==> flow/design.v <==
module sort_pipe #(
parameter DATA_WIDTH='d8
)(
input 				          clk,
input 				          rst_n,
input 					      client_val,
input [(8*DATA_WIDTH)-1:0]    client_data,
output reg                    client_rdy,
input 				          sort_rdy,
output reg                    sort_val,
output reg [8*DATA_WIDTH-1:0]   sort_data
);
reg [DATA_WIDTH-1 : 0] D0;
reg [DATA_WIDTH-1 : 0] D1;
reg [DATA_WIDTH-1 : 0] D2;
reg [DATA_WIDTH-1 : 0] D3;
reg [DATA_WIDTH-1 : 0] D4;
reg [DATA_WIDTH-1 : 0] D5;
reg [DATA_WIDTH-1 : 0] D6;
reg [DATA_WIDTH-1 : 0] D7;
reg [DATA_WIDTH-1:0] P0_C0_MAX;
reg [DATA_WIDTH-1:0] P0_C0_MIN;
reg [DATA_WIDTH-1:0] P0_C1_MIN;
reg [DATA_WIDTH-1:0] P0_C1_MAX;
reg [DATA_WIDTH-1:0] P0_C2_MAX;
reg [DATA_WIDTH-1:0] P0_C2_MIN;
reg [DATA_WIDTH-1:0] P0_C3_MIN;
reg [DATA_WIDTH-1:0] P0_C3_MAX;
reg [DATA_WIDTH-1:0] P1_C0_MAX;
reg [DATA_WIDTH-1:0] P1_C0_MIN;
reg [DATA_WIDTH-1:0] P1_C1_MIN;
reg [DATA_WIDTH-1:0] P1_C1_MAX;
reg [DATA_WIDTH-1:0] P1_C2_MAX;
reg [DATA_WIDTH-1:0] P1_C2_MIN;
reg [DATA_WIDTH-1:0] P1_C3_MIN;
reg [DATA_WIDTH-1:0] P1_C3_MAX;
reg [DATA_WIDTH-1:0] P2_C0_MIN;
reg [DATA_WIDTH-1:0] P2_C0_MAX;
reg [DATA_WIDTH-1:0] P2_C1_MIN;
reg [DATA_WIDTH-1:0] P2_C1_MAX;
reg [DATA_WIDTH-1:0] P3_C0_MIN;
reg [DATA_WIDTH-1:0] P3_C0_MAX;
reg [DATA_WIDTH-1:0] P3_C1_MIN;
reg [DATA_WIDTH-1:0] P3_C1_MAX;
reg [DATA_WIDTH-1:0] P3_C2_MIN;
reg [DATA_WIDTH-1:0] P3_C2_MAX;
reg [DATA_WIDTH-1:0] P3_C3_MIN;
reg [DATA_WIDTH-1:0] P3_C3_MAX;
reg [DATA_WIDTH-1:0] P4_C0_MIN;
reg [DATA_WIDTH-1:0] P4_C0_MAX;
reg [DATA_WIDTH-1:0] P4_C1_MAX;
reg [DATA_WIDTH-1:0] P4_C1_MIN;
reg [DATA_WIDTH-1:0] P4_C2_MIN;
reg [DATA_WIDTH-1:0] P4_C2_MAX;
reg [DATA_WIDTH-1:0] P4_C3_MAX;
reg [DATA_WIDTH-1:0] P4_C3_MIN;
reg [DATA_WIDTH-1:0] P5_C0_MIN;
reg [DATA_WIDTH-1:0] P5_C0_MAX;
reg [DATA_WIDTH-1:0] P5_C1_MAX;
reg [DATA_WIDTH-1:0] P5_C1_MIN;
reg [DATA_WIDTH-1:0] P5_C2_MIN;
reg [DATA_WIDTH-1:0] P5_C2_MAX;
reg [DATA_WIDTH-1:0] P5_C3_MAX;
reg [DATA_WIDTH-1:0] P5_C3_MIN;
reg [DATA_WIDTH-1:0] P2_C0_MIN_D;
reg [DATA_WIDTH-1:0] P2_C2_MIN_D;
reg [DATA_WIDTH-1:0] P2_C1_MAX_D;
reg [DATA_WIDTH-1:0] P2_C3_MAX_D;
reg [DATA_WIDTH-1:0] P4_C0_MIN_D;
reg [DATA_WIDTH-1:0] P4_C0_MAX_D;
reg [DATA_WIDTH-1:0] P4_C3_MIN_D;
reg [DATA_WIDTH-1:0] P4_C3_MAX_D;
reg [DATA_WIDTH-1:0] P5_C0_MIN_D;
reg [DATA_WIDTH-1:0] P5_C3_MAX_D;
reg [7:0] vld;
wire adv = ~vld[7] | sort_rdy;
always @(posedge clk or negedge rst_n) begin
if(~rst_n) D0 <= 'b0;
else if(adv) D0 <= client_data[DATA_WIDTH-1 : 0];
end
always @(posedge clk or negedge rst_n) begin
if(~rst_n) D1 <= 'b0;
else if(adv) D1 <=client_data[(2*DATA_WIDTH)-1 : DATA_WIDTH]; 
end
always @(posedge clk or negedge rst_n) begin
if(~rst_n) D2 <= 'b0;
else if(adv) D2 <=client_data[(3*DATA_WIDTH)-1 :(2*DATA_WIDTH)];
end 
always @(posedge clk or negedge rst_n) begin
if(~rst_n) D3 <= 'b0;
else if(adv) D3 <=client_data[(4*DATA_WIDTH)-1 :(3*DATA_WIDTH)];
end 
always @(posedge clk or negedge rst_n) begin
if(~rst_n) D4 <= 'b0;
else if(adv) D4 <=client_data[(5*DATA_WIDTH)-1 :(4*DATA_WIDTH)];
end 
always @(posedge clk or negedge rst_n) begin
if(~rst_n) D5 <= 'b0;
else if(adv) D5 <=client_data[(6*DATA_WIDTH)-1 :(5*DATA_WIDTH)];
end 
always @(posedge clk or negedge rst_n) begin
if(~rst_n) D6 <= 'b0;
else if(adv) D6 <=client_data[(7*DATA_WIDTH)-1 :(6*DATA_WIDTH)];
end 
always @(posedge clk or negedge rst_n) begin
if(~rst_n) D7 <= 'b0;
else if(adv) D7 <=client_data[(8*DATA_WIDTH)-1 :(7*DATA_WIDTH)]; 
end 
always @(posedge clk or negedge rst_n) begin
	if(~rst_n) P0_C0_MIN <= 'b0;
	else if (adv) if (D0 < D1) begin
		P0_C0_MIN <= D0;
	end
	else P0_C0_MIN <= D1;
end
always @(posedge clk or negedge rst_n) begin
	if(~rst_n) P0_C0_MAX <= 'b0;
	else if (adv) if (D0 > D1) begin
		P0_C0_MAX <= D0;
	end
	else P0_C0_MAX <= D1;
end
always @(posedge clk or negedge rst_n) begin
	if(~rst_n) P0_C1_MIN <= 'b0;
	else if (adv) if (D2 < D3) begin
		P0_C1_MIN <= D2;
	end
	else P0_C1_MIN <= D3;
end
always @(posedge clk or negedge rst_n) begin
	if(~rst_n) P0_C1_MAX <= 'b0;
	else if (adv) if (D2 > D3) begin
		P0_C1_MAX <= D2;
	end
	else P0_C1_MAX <= D3;
end
always @(posedge clk or negedge rst_n) begin
	if(~rst_n) P0_C2_MIN <= 'b0;
	else if (adv) if (D4 < D5) begin
		P0_C2_MIN <= D4;
	end
	else P0_C2_MIN <= D5;
end
always @(posedge clk or negedge rst_n) begin
	if(~rst_n) P0_C2_MAX <= 'b0;
	else if (adv) if (D4 > D5) begin
		P0_C2_MAX <= D4;
	end
	else P0_C2_MAX <= D5;
end
always @(posedge clk or negedge rst_n) begin
	if(~rst_n) P0_C3_MIN <= 'b0;
	else if (adv) if (D6 < D7) begin
		P0_C3_MIN <= D6;
	end
	else P0_C3_MIN <= D7;
end
always @(posedge clk or negedge rst_n) begin
	if(~rst_n) P0_C3_MAX <= 'b0;
	else if (adv) if (D6 > D7) begin
		P0_C3_MAX <= D6;
	end
	else P0_C3_MAX <= D7;
end
always @(posedge clk or negedge rst_n) begin
if(~rst_n) P1_C0_MIN <= 'b0;
	else if (adv) if (P0_C0_MIN < P0_C1_MIN) begin
		P1_C0_MIN <=P0_C0_MIN;
	end
	else P1_C0_MIN <= P0_C1_MIN;
end
always @(posedge clk or negedge rst_n) begin
if(~rst_n) P1_C0_MAX <= 'b0;
	else if (adv) if (P0_C0_MIN >P0_C1_MIN) begin
		P1_C0_MAX <=P0_C0_MIN;
	end
	else P1_C0_MAX <= P0_C1_MIN;
end
always @(posedge clk or negedge rst_n) begin
if(~rst_n) P1_C1_MIN <= 'b0;
	else if (adv) if (P0_C0_MAX < P0_C1_MAX) begin
		P1_C1_MIN <=P0_C0_MAX;
	end
	else P1_C1_MIN <= P0_C1_MAX;
end
always @(posedge clk or negedge rst_n) begin
if(~rst_n) P1_C1_MAX <= 'b0;
	else if (adv) if (P0_C0_MAX >P0_C1_MAX) begin
		P1_C1_MAX <=P0_C0_MAX;
	end
	else P1_C1_MAX <= P0_C1_MAX;
end
always @(posedge clk or negedge rst_n) begin
if(~rst_n) P1_C2_MIN <= 'b0;
	else if (adv) if (P0_C2_MIN < P0_C3_MIN) begin
		P1_C2_MIN <=P0_C2_MIN;
	end
	else P1_C2_MIN <= P0_C3_MIN;
end
always @(posedge clk or negedge rst_n) begin
if(~rst_n) P1_C2_MAX <= 'b0;
	else if (adv) if (P0_C2_MIN >P0_C3_MIN) begin
		P1_C2_MAX <=P0_C2_MIN;
end
	else P1_C2_MAX <= P0_C3_MIN;
end
always @(posedge clk or negedge rst_n) begin
if(~rst_n) P1_C3_MIN <= 'b0;
	else if (adv) if (P0_C2_MAX < P0_C3_MAX) begin
		P1_C3_MIN <=P0_C2_MAX;
	end
	else P1_C3_MIN <= P0_C3_MAX;
end
always @(posedge clk or negedge rst_n) begin
if(~rst_n) P1_C3_MAX <= 'b0;
	else if (adv) if (P0_C2_MAX >P0_C3_MAX) begin
		P1_C3_MAX <=P0_C2_MAX;
	end
	else P1_C3_MAX <= P0_C3_MAX;
end
always @(posedge clk or negedge rst_n) begin
if(~rst_n) P2_C0_MIN <= 'b0;
else if (adv) if(P1_C0_MAX<P1_C1_MIN)begin
       P2_C0_MIN<=P1_C0_MAX;
end
	 else P2_C0_MIN<=P1_C1_MIN;
	end
always @(posedge clk or negedge rst_n) begin  
if(~rst_n) P2_C0_MAX <= 'b0;
else if (adv) if(P1_C0_MAX>P1_C1_MIN) begin
     P2_C0_MAX<=P1_C0_MAX;
	 end
	 else P2_C0_MAX<=P1_C1_MIN;
	 end
always @(posedge clk or negedge rst_n) begin
if(~rst_n) P2_C1_MIN <= 'b0;
else if (adv) if(P1_C2_MAX<P1_C3_MIN)begin
     P2_C1_MIN<=P1_C2_MAX;
	 end
	 else P2_C1_MIN<=P1_C3_MIN;
	 end
always @(posedge clk or negedge rst_n) begin  
if(~rst_n) P2_C1_MAX <= 'b0;
else if (adv) if(P1_C2_MAX>P1_C3_MIN)begin
     P2_C1_MAX<=P1_C2_MAX;
	 end
	 else P2_C1_MAX<=P1_C3_MIN;
	 end
always @(posedge clk or negedge rst_n) begin
if(~rst_n) P3_C0_MIN <= 'b0;
else if (adv) if(P2_C0_MIN_D<P2_C2_MIN_D)begin
     P3_C0_MIN<=P2_C0_MIN_D;
	 end
	 else P3_C0_MIN<=P2_C2_MIN_D;
end
always @(posedge clk or negedge rst_n) begin
if(~rst_n) P3_C2_MIN <= 'b0;
else if (adv) if(P2_C0_MIN_D<P2_C2_MIN_D)begin
     P3_C2_MIN<=P2_C2_MIN_D;
	 end
	 else P3_C2_MIN<=P2_C0_MIN_D;
end
always @(posedge clk or negedge rst_n) begin
if(~rst_n) P3_C0_MAX <= 'b0;
else if (adv) if(P2_C0_MIN<P2_C1_MIN)begin
     P3_C0_MAX<=P2_C0_MIN;
	 end
	 else P3_C0_MAX<=P2_C1_MIN;
	 end
always @(posedge clk or negedge rst_n) begin
if(~rst_n) P3_C2_MAX <= 'b0;
else if (adv) if(P2_C0_MIN<P2_C1_MIN)begin
     P3_C2_MAX<=P2_C1_MIN;
	 end
	 else P3_C2_MAX<=P2_C0_MIN;
 end
 always @(posedge clk or negedge rst_n) begin
 if(~rst_n)P3_C1_MIN<='b0;
 else if (adv) if(P2_C0_MAX<P2_C1_MAX)begin
  P3_C1_MIN<=P2_C0_MAX;
  end
  else P3_C1_MIN<=P2_C1_MAX;
  end
   always @(posedge clk or negedge rst_n) begin
 if(~rst_n)P3_C3_MIN<='b0;
 else if (adv) if(P2_C0_MAX<P2_C1_MAX)begin
  P3_C3_MIN<=P2_C1_MAX;
  end
  else P3_C3_MIN<=P2_C0_MAX;
  end
  always @(posedge clk or negedge rst_n) begin
 if(~rst_n)P3_C1_MAX<='b0;
 else if (adv) if(P2_C1_MAX_D<P2_C3_MAX_D)begin
  P3_C1_MAX<=P2_C1_MAX_D;
  end
  else P3_C1_MAX<=P2_C3_MAX_D;
  end
   always @(posedge clk or negedge rst_n) begin
 if(~rst_n)P3_C3_MAX<='b0;
 else if (adv) if(P2_C1_MAX_D<P2_C3_MAX_D)begin
  P3_C3_MAX<=P2_C3_MAX_D;
  end
  else P3_C3_MAX<=P2_C1_MAX_D;
  end
always @(posedge clk or negedge rst_n) begin
  if(~rst_n)P4_C1_MIN<='b0;
  else if (adv) if(P3_C1_MIN>P3_C2_MIN)begin
  P4_C1_MIN<=P3_C2_MIN;
  end
  else P4_C1_MIN <=P3_C1_MIN;
  end
always @(posedge clk or negedge rst_n) begin
  if(~rst_n)P4_C2_MIN<='b0;
  else if (adv) if(P3_C1_MIN>P3_C2_MIN)begin
  P4_C2_MIN<=P3_C1_MIN;
  end
  else P4_C2_MIN <=P3_C2_MIN;
  end 
always @(posedge clk or negedge rst_n) begin
   if(~rst_n) P4_C1_MAX<='b0;
   else if (adv) if(P3_C1_MAX<P3_C2_MAX)begin
   P4_C1_MAX<=P3_C1_MAX;
   end
   else  P4_C1_MAX<=P3_C2_MAX;
   end
always @(posedge clk or negedge rst_n) begin
   if(~rst_n)P4_C2_MAX<='b0;
   else if (adv) if(P3_C1_MAX<P3_C2_MAX)begin
   P4_C2_MAX<=P3_C2_MAX;
   end
   else P4_C2_MAX<=P3_C1_MAX;
   end
always @(posedge clk or negedge rst_n) begin
   if(~rst_n)P5_C0_MAX<='b0;
   else if (adv) if(P4_C0_MAX_D>P4_C1_MIN)begin
   P5_C0_MAX<=P4_C1_MIN;
   end
   else P5_C0_MAX<=P4_C0_MAX_D;
   end
always @(posedge clk or negedge rst_n) begin
   if(~rst_n)P5_C1_MIN<='b0;
   else if (adv) if(P4_C0_MAX_D>P4_C1_MIN)begin
   P5_C1_MIN<=P4_C0_MAX_D;
   end
   else  P5_C1_MIN<=P4_C1_MIN;
end
always @(posedge clk or negedge rst_n) begin
   if(~rst_n)P5_C1_MAX<='b0;
   else if (adv) if(P4_C1_MAX>P4_C2_MIN)begin
   P5_C1_MAX<=P4_C2_MIN;
   end
   else  P5_C1_MAX<=P4_C1_MAX;
end
always @(posedge clk or negedge rst_n) begin
   if(~rst_n)P5_C2_MIN<='b0;
   else if (adv) if(P4_C1_MAX>P4_C2_MIN)begin
   P5_C2_MIN<=P4_C1_MAX;
   end
   else P5_C2_MIN<=P4_C2_MIN;
   end
always @(posedge clk or negedge rst_n) begin
   if(~rst_n)P5_C2_MAX<='b0;
   else if (adv) if(P4_C2_MAX>P4_C3_MIN_D)begin
   	P5_C2_MAX<=P4_C3_MIN_D;
   end
   else  P5_C2_MAX<=P4_C2_MAX;
end
always @(posedge clk or negedge rst_n) begin
   if(~rst_n)P5_C3_MIN<='b0;
   else if (adv) if(P4_C2_MAX>P4_C3_MIN_D)begin
   P5_C3_MIN<=P4_C2_MAX;
   end
   else P5_C3_MIN<=P4_C3_MIN_D;
   end
always @(posedge clk or negedge rst_n) begin
   if(~rst_n) begin
      P2_C0_MIN_D <= 'b0; P2_C2_MIN_D <= 'b0; P2_C1_MAX_D <= 'b0; P2_C3_MAX_D <= 'b0;
      P4_C0_MIN_D <= 'b0; P4_C0_MAX_D <= 'b0; P4_C3_MIN_D <= 'b0; P4_C3_MAX_D <= 'b0;
      P5_C0_MIN_D <= 'b0; P5_C3_MAX_D <= 'b0;
   end
   else if (adv) begin
      P2_C0_MIN_D <= P1_C0_MIN; P2_C2_MIN_D <= P1_C2_MIN; P2_C1_MAX_D <= P1_C1_MAX; P2_C3_MAX_D <= P1_C3_MAX;
      P4_C0_MIN_D <= P3_C0_MIN; P4_C0_MAX_D <= P3_C0_MAX; P4_C3_MIN_D <= P3_C3_MIN; P4_C3_MAX_D <= P3_C3_MAX;
      P5_C0_MIN_D <= P4_C0_MIN_D; P5_C3_MAX_D <= P4_C3_MAX_D;
   end
end
always @(posedge clk or negedge rst_n) begin
   if(~rst_n) vld <= 'b0;
   else if (adv) vld <= {vld[6:0], client_val};
end
always @(posedge clk or negedge rst_n) begin
   if(~rst_n) sort_data <= 64'b0;
   else if (adv)
     sort_data <= {P5_C0_MIN_D,P5_C0_MAX,P5_C1_MIN,P5_C1_MAX,P5_C2_MIN,P5_C2_MAX,P5_C3_MIN,P5_C3_MAX_D};
end
always @(*) begin
   sort_val   = vld[7];
   client_rdy = adv;
end
endmodule
==> Step by step through the tools: sort_pipe <==
The steps from the RTL of sort_pipe to its reports follow in flow order.
Line numbers count from 1 in the design file above.
Library cell names are shortened.
{ "setup": {"top": "sort_pipe", "clock_port": "clk", "library": "sky130hd", "lib_corner": "tt_025C_1v80"} }

==> Word level <==
Counts by Yosys on the flattened word-level netlist (proc, flatten, opt, wreduce; memories kept). Register bits leave out memories and registers merged into their read ports (data or address); mux counts leave out enables and synchronous resets folded into registers. Print and check cells are left out. Cells with the same type and inputs are merged into one.
{ "word_totals": {"regBits": 520, "inputBits": 68, "output_inout_bits": 66, "wordCells": 127} }
{ "classes": {"compare": 29, "muxes": 38, "n_logic": 2} }
{ "op_table": {"columns": ["cell", "count"], "rows": [
  ["two-way mux 8 bit", 38],
  ["< comparator 8 bit", 15],
  ["greater-than comparator 8 bit", 14],
  ["OR 1 bit", 1],
  ["NOT 1 bit", 1]
]} }

==> Logic depth <==
Longest topological path by Yosys (ltp), each cell counted once; first at word level (registers and memories cut), then after technology mapping (sequential cells cut; the memories' decode and read muxes count).
{ "depth": {"depth_word": 2, "abc_area": 1, "depth_mapped": 14, "depth_no_buf": 13} }

==> Mapped cells and area <==
Source: synth_stat.txt of the flow (Yosys; design flattened, memories mapped). It holds for the ABC_AREA given above (unset counts as 0); a run with the other value may have another netlist.
{ "synth_totals": {"mapped_cells": 3556, "yosys_area_um2": 27660.3, "seq_area_um2": 13012.5, "flip_flops": 520, "buffers": 167} }
{ "by_type": {"columns": ["type", "count", "area_total_um2"], "rows": [
  ["dfrtp_1", 520, 1.3E+04],
  ["nand2_1", 1493, 5.6E+03],
  ["nand3_1", 418, 2.09E+03],
  ["ha_1", 147, 1.84E+03],
  ["inv_1", 365, 1.37E+03],
  ["o21ai_0", 139, 695.667],
  ["buf_2", 80, 400.384],
  ["o21ai_1", 73, 365.35],
  ["nand2_2", 58, 362.848],
  ["nand3_2", 30, 300.288],
  ["buf_4", 35, 262.752],
  ["a21oi_1", 43, 215.206],
  ["nand2_4", 18, 202.694],
  ["buf_6", 14, 157.651],
  ["nand4_2", 10, 125.12],
  ["clkbuf_1", 32, 120.115],
  ["nor2_1", 31, 116.362],
  ["a21o_1", 14, 105.101]
]} }
Other cell types: 8; their cells: 36.

==> Path before layout <==
OpenSTA on the mapped netlist: ideal clock, no wires. The path of least setup slack (recovery checks aside). Input and output delay are each 20% of the period. Register names are those of the netlist, which keeps one name where synthesis merged equal registers.
{ "synth_timing": {"path_type": "input -> output", "startpoint": "in sort_rdy", "endpoint": "out client_rdy", "tclk_ns": 3.0, "in_delay_ns": 0.600, "out_delay_ns": 0.600, "launch_ns": 0.600, "arrival_ns": 1.213, "t_required_ns": 2.400, "path_slack_ns": 1.187, "path_delay_ns": 0.613, "path_stages": 5, "n_path_buf": 3, "synth_period_reached_ns": 1.813} }
"path_delay_ns" = arrival - input delay + setup time.
A path that ends at an output port has no setup time.
"path_stages" counts driving pins, that of a launching flip-flop among them; a cell with two outputs on the path counts twice.
"synth_period_reached_ns" = period - worst setup slack (recovery checks aside). The figure is calculated, with input and output delays left at 20% of the set period.
Between the ends stands the longest chain of elaborated cells between them, by number of cells; it is not shown to be the way that was timed. Of several equally long chains one is given.
A line is the first line of the expression or statement that the cell stems from. Yosys adds cells for indexed reads and writes and turns some case tables into memories.
{ "synth_between": {"path_cell_list": "nor2_4 -> inv_2 -> buf_4 -> buf_2 -> buf_2", "elab_chain_len": 1, "cells_between": 1, "lines_between": 1, "cone_classes": "logic: 1"} }
{ "synth_rtl": {"columns": ["item", "line", "rtl"], "rows": [
  ["start, declared", 9, "input sort_rdy,"],
  ["OR 1 bit", 76, "wire adv = ~vld[7] | sort_rdy;"],
  ["end, declared", 8, "output reg                    client_rdy,"]
]} }

==> Path in the finished layout <==
Path of least setup slack in the final report of entry B (OpenROAD, finished layout, wires in). Where an end is a register, its clock arrival counts in the times.
{ "layout_timing": {"path_type": "register -> output", "startpoint": "reg vld[7]", "endpoint": "out client_rdy", "tclk_ns": 1.97, "out_delay_ns": 0.39, "launch_ns": 0.62, "arrival_ns": 1.57, "t_required_ns": 1.58, "path_slack_ns": 0.01, "path_stages": 6, "n_path_buf": 2} }
Between the ends stands the longest chain of elaborated cells between them, by number of cells; it is not shown to be the way that was timed. Of several equally long chains one is given.
{ "layout_between": {"path_cell_list": "dfrtp_1 -> inv_2 -> nor2_4 -> inv_8 -> buf_16 -> buf_12", "elab_chain_len": 2, "cells_between": 2, "lines_between": 1, "cone_classes": "logic: 2"} }
{ "layout_rtl": {"columns": ["item", "line", "rtl"], "rows": [
  ["start, declared", 75, "reg [7:0] vld;"],
  ["start, assigned", 388, "if(~rst_n) vld <= 'b0;"],
  ["start, assigned", 389, "else if (adv) vld <= {vld[6:0], client_val};"],
  ["NOT 1 bit", 76, "wire adv = ~vld[7] | sort_rdy;"],
  ["OR 1 bit", 76, null],
  ["end, declared", 8, "output reg                    client_rdy,"]
]} }

Stored flow runs of sort_pipe (2 of them; Yosys, OpenROAD, sky130hd). They differ in their settings and are not a sequence. Constraints: input delay and output delay 20% of the set period each, output load 0.01 pF.
"worst_setup_path_time_ns": the worst setup path's part of the clock period (all of it between registers, 20% less for each end at a port) less its slack. A launch clock that arrives late makes it longer, a capture clock that arrives late makes it shorter.

Entry A
==> flow/run.sh <==
#!/bin/bash
# the make line also repeats the synthesis and layout settings of config.mk as NAME=value (left out here)
make -C /OpenROAD-flow-scripts/flow DESIGN_CONFIG=/design/flow/config.mk WORK_HOME=/design/flow/orfs CLKGATE_MAP_FILE= finish
==> flow/config.mk <==
export PLATFORM = sky130hd
export DESIGN_NAME = sort_pipe
export DESIGN_NICKNAME = sort_pipe
export VERILOG_FILES = /design/flow/design.v
export SDC_FILE = /design/flow/constraint.sdc
export NUM_CORES = 4
export LEC_CHECK = 0
export ABC_AREA = 1
export CAP_MARGIN = 20
export CELL_PAD_IN_SITES_DETAIL_PLACEMENT = 1
export CELL_PAD_IN_SITES_GLOBAL_PLACEMENT = 3
export CORE_ASPECT_RATIO = 1.2
export CORE_MARGIN = 3
export CORE_UTILIZATION = 58
export CTS_CLUSTER_DIAMETER = 21
export CTS_CLUSTER_SIZE = 79
export GPL_TIMING_DRIVEN = 0
export MAX_ROUTING_LAYER = met4
export MIN_ROUTING_LAYER = met2
export PLACE_DENSITY_LB_ADDON = 0.23
export SETUP_SLACK_MARGIN = 0.19
export SLEW_MARGIN = 20
export TNS_END_PERCENT = 65
==> flow/constraint.sdc <==
create_clock -name core_clock -period 1.78 [get_ports {clk}]
set_input_delay 0.3560 -clock core_clock [delete_from_list [all_inputs] [get_ports {clk}]]
set_output_delay 0.3560 -clock core_clock [all_outputs]
set_load 0.01 [all_outputs]

==> results of entry A, as JSON <==
{
  "outcome": "no results, placement failed with FLW-0024"
}

Entry B
==> flow/run.sh <==
#!/bin/bash
# the make line also repeats the synthesis and layout settings of config.mk as NAME=value (left out here)
make -C /OpenROAD-flow-scripts/flow DESIGN_CONFIG=/design/flow/config.mk WORK_HOME=/design/flow/orfs CLKGATE_MAP_FILE= finish
==> flow/config.mk <==
export PLATFORM = sky130hd
export DESIGN_NAME = sort_pipe
export DESIGN_NICKNAME = sort_pipe
export VERILOG_FILES = /design/flow/design.v
export SDC_FILE = /design/flow/constraint.sdc
export NUM_CORES = 4
export LEC_CHECK = 0
export ABC_AREA = 1
export CAP_MARGIN = 20
export CELL_PAD_IN_SITES_DETAIL_PLACEMENT = 0
export CELL_PAD_IN_SITES_GLOBAL_PLACEMENT = 3
export CORE_ASPECT_RATIO = 1.49
export CORE_MARGIN = 7
export CORE_UTILIZATION = 40
export CTS_CLUSTER_DIAMETER = 182
export CTS_CLUSTER_SIZE = 95
export GPL_ROUTABILITY_DRIVEN = 0
export MAX_ROUTING_LAYER = met5
export MIN_ROUTING_LAYER = met1
export PLACE_DENSITY_LB_ADDON = 0.14
export SETUP_SLACK_MARGIN = 0.51
export SLEW_MARGIN = 35
==> flow/constraint.sdc <==
create_clock -name core_clock -period 1.97 [get_ports {clk}]
set_input_delay 0.3940 -clock core_clock [delete_from_list [all_inputs] [get_ports {clk}]]
set_output_delay 0.3940 -clock core_clock [all_outputs]
set_load 0.01 [all_outputs]

==> results of entry B, as JSON <==
{
  "utilization_pct": 57.3,
  "worst_setup_path_time_ns": 1.57,
  "worst_path_kind": "register -> output",
  "design.die.area_um2": 76856.8,
  "yosys_chip_area_um2": 27660.3,
  "total_negative_slack_ns": 0.000,
  "worstSetupSlack_ns": 0.010
}
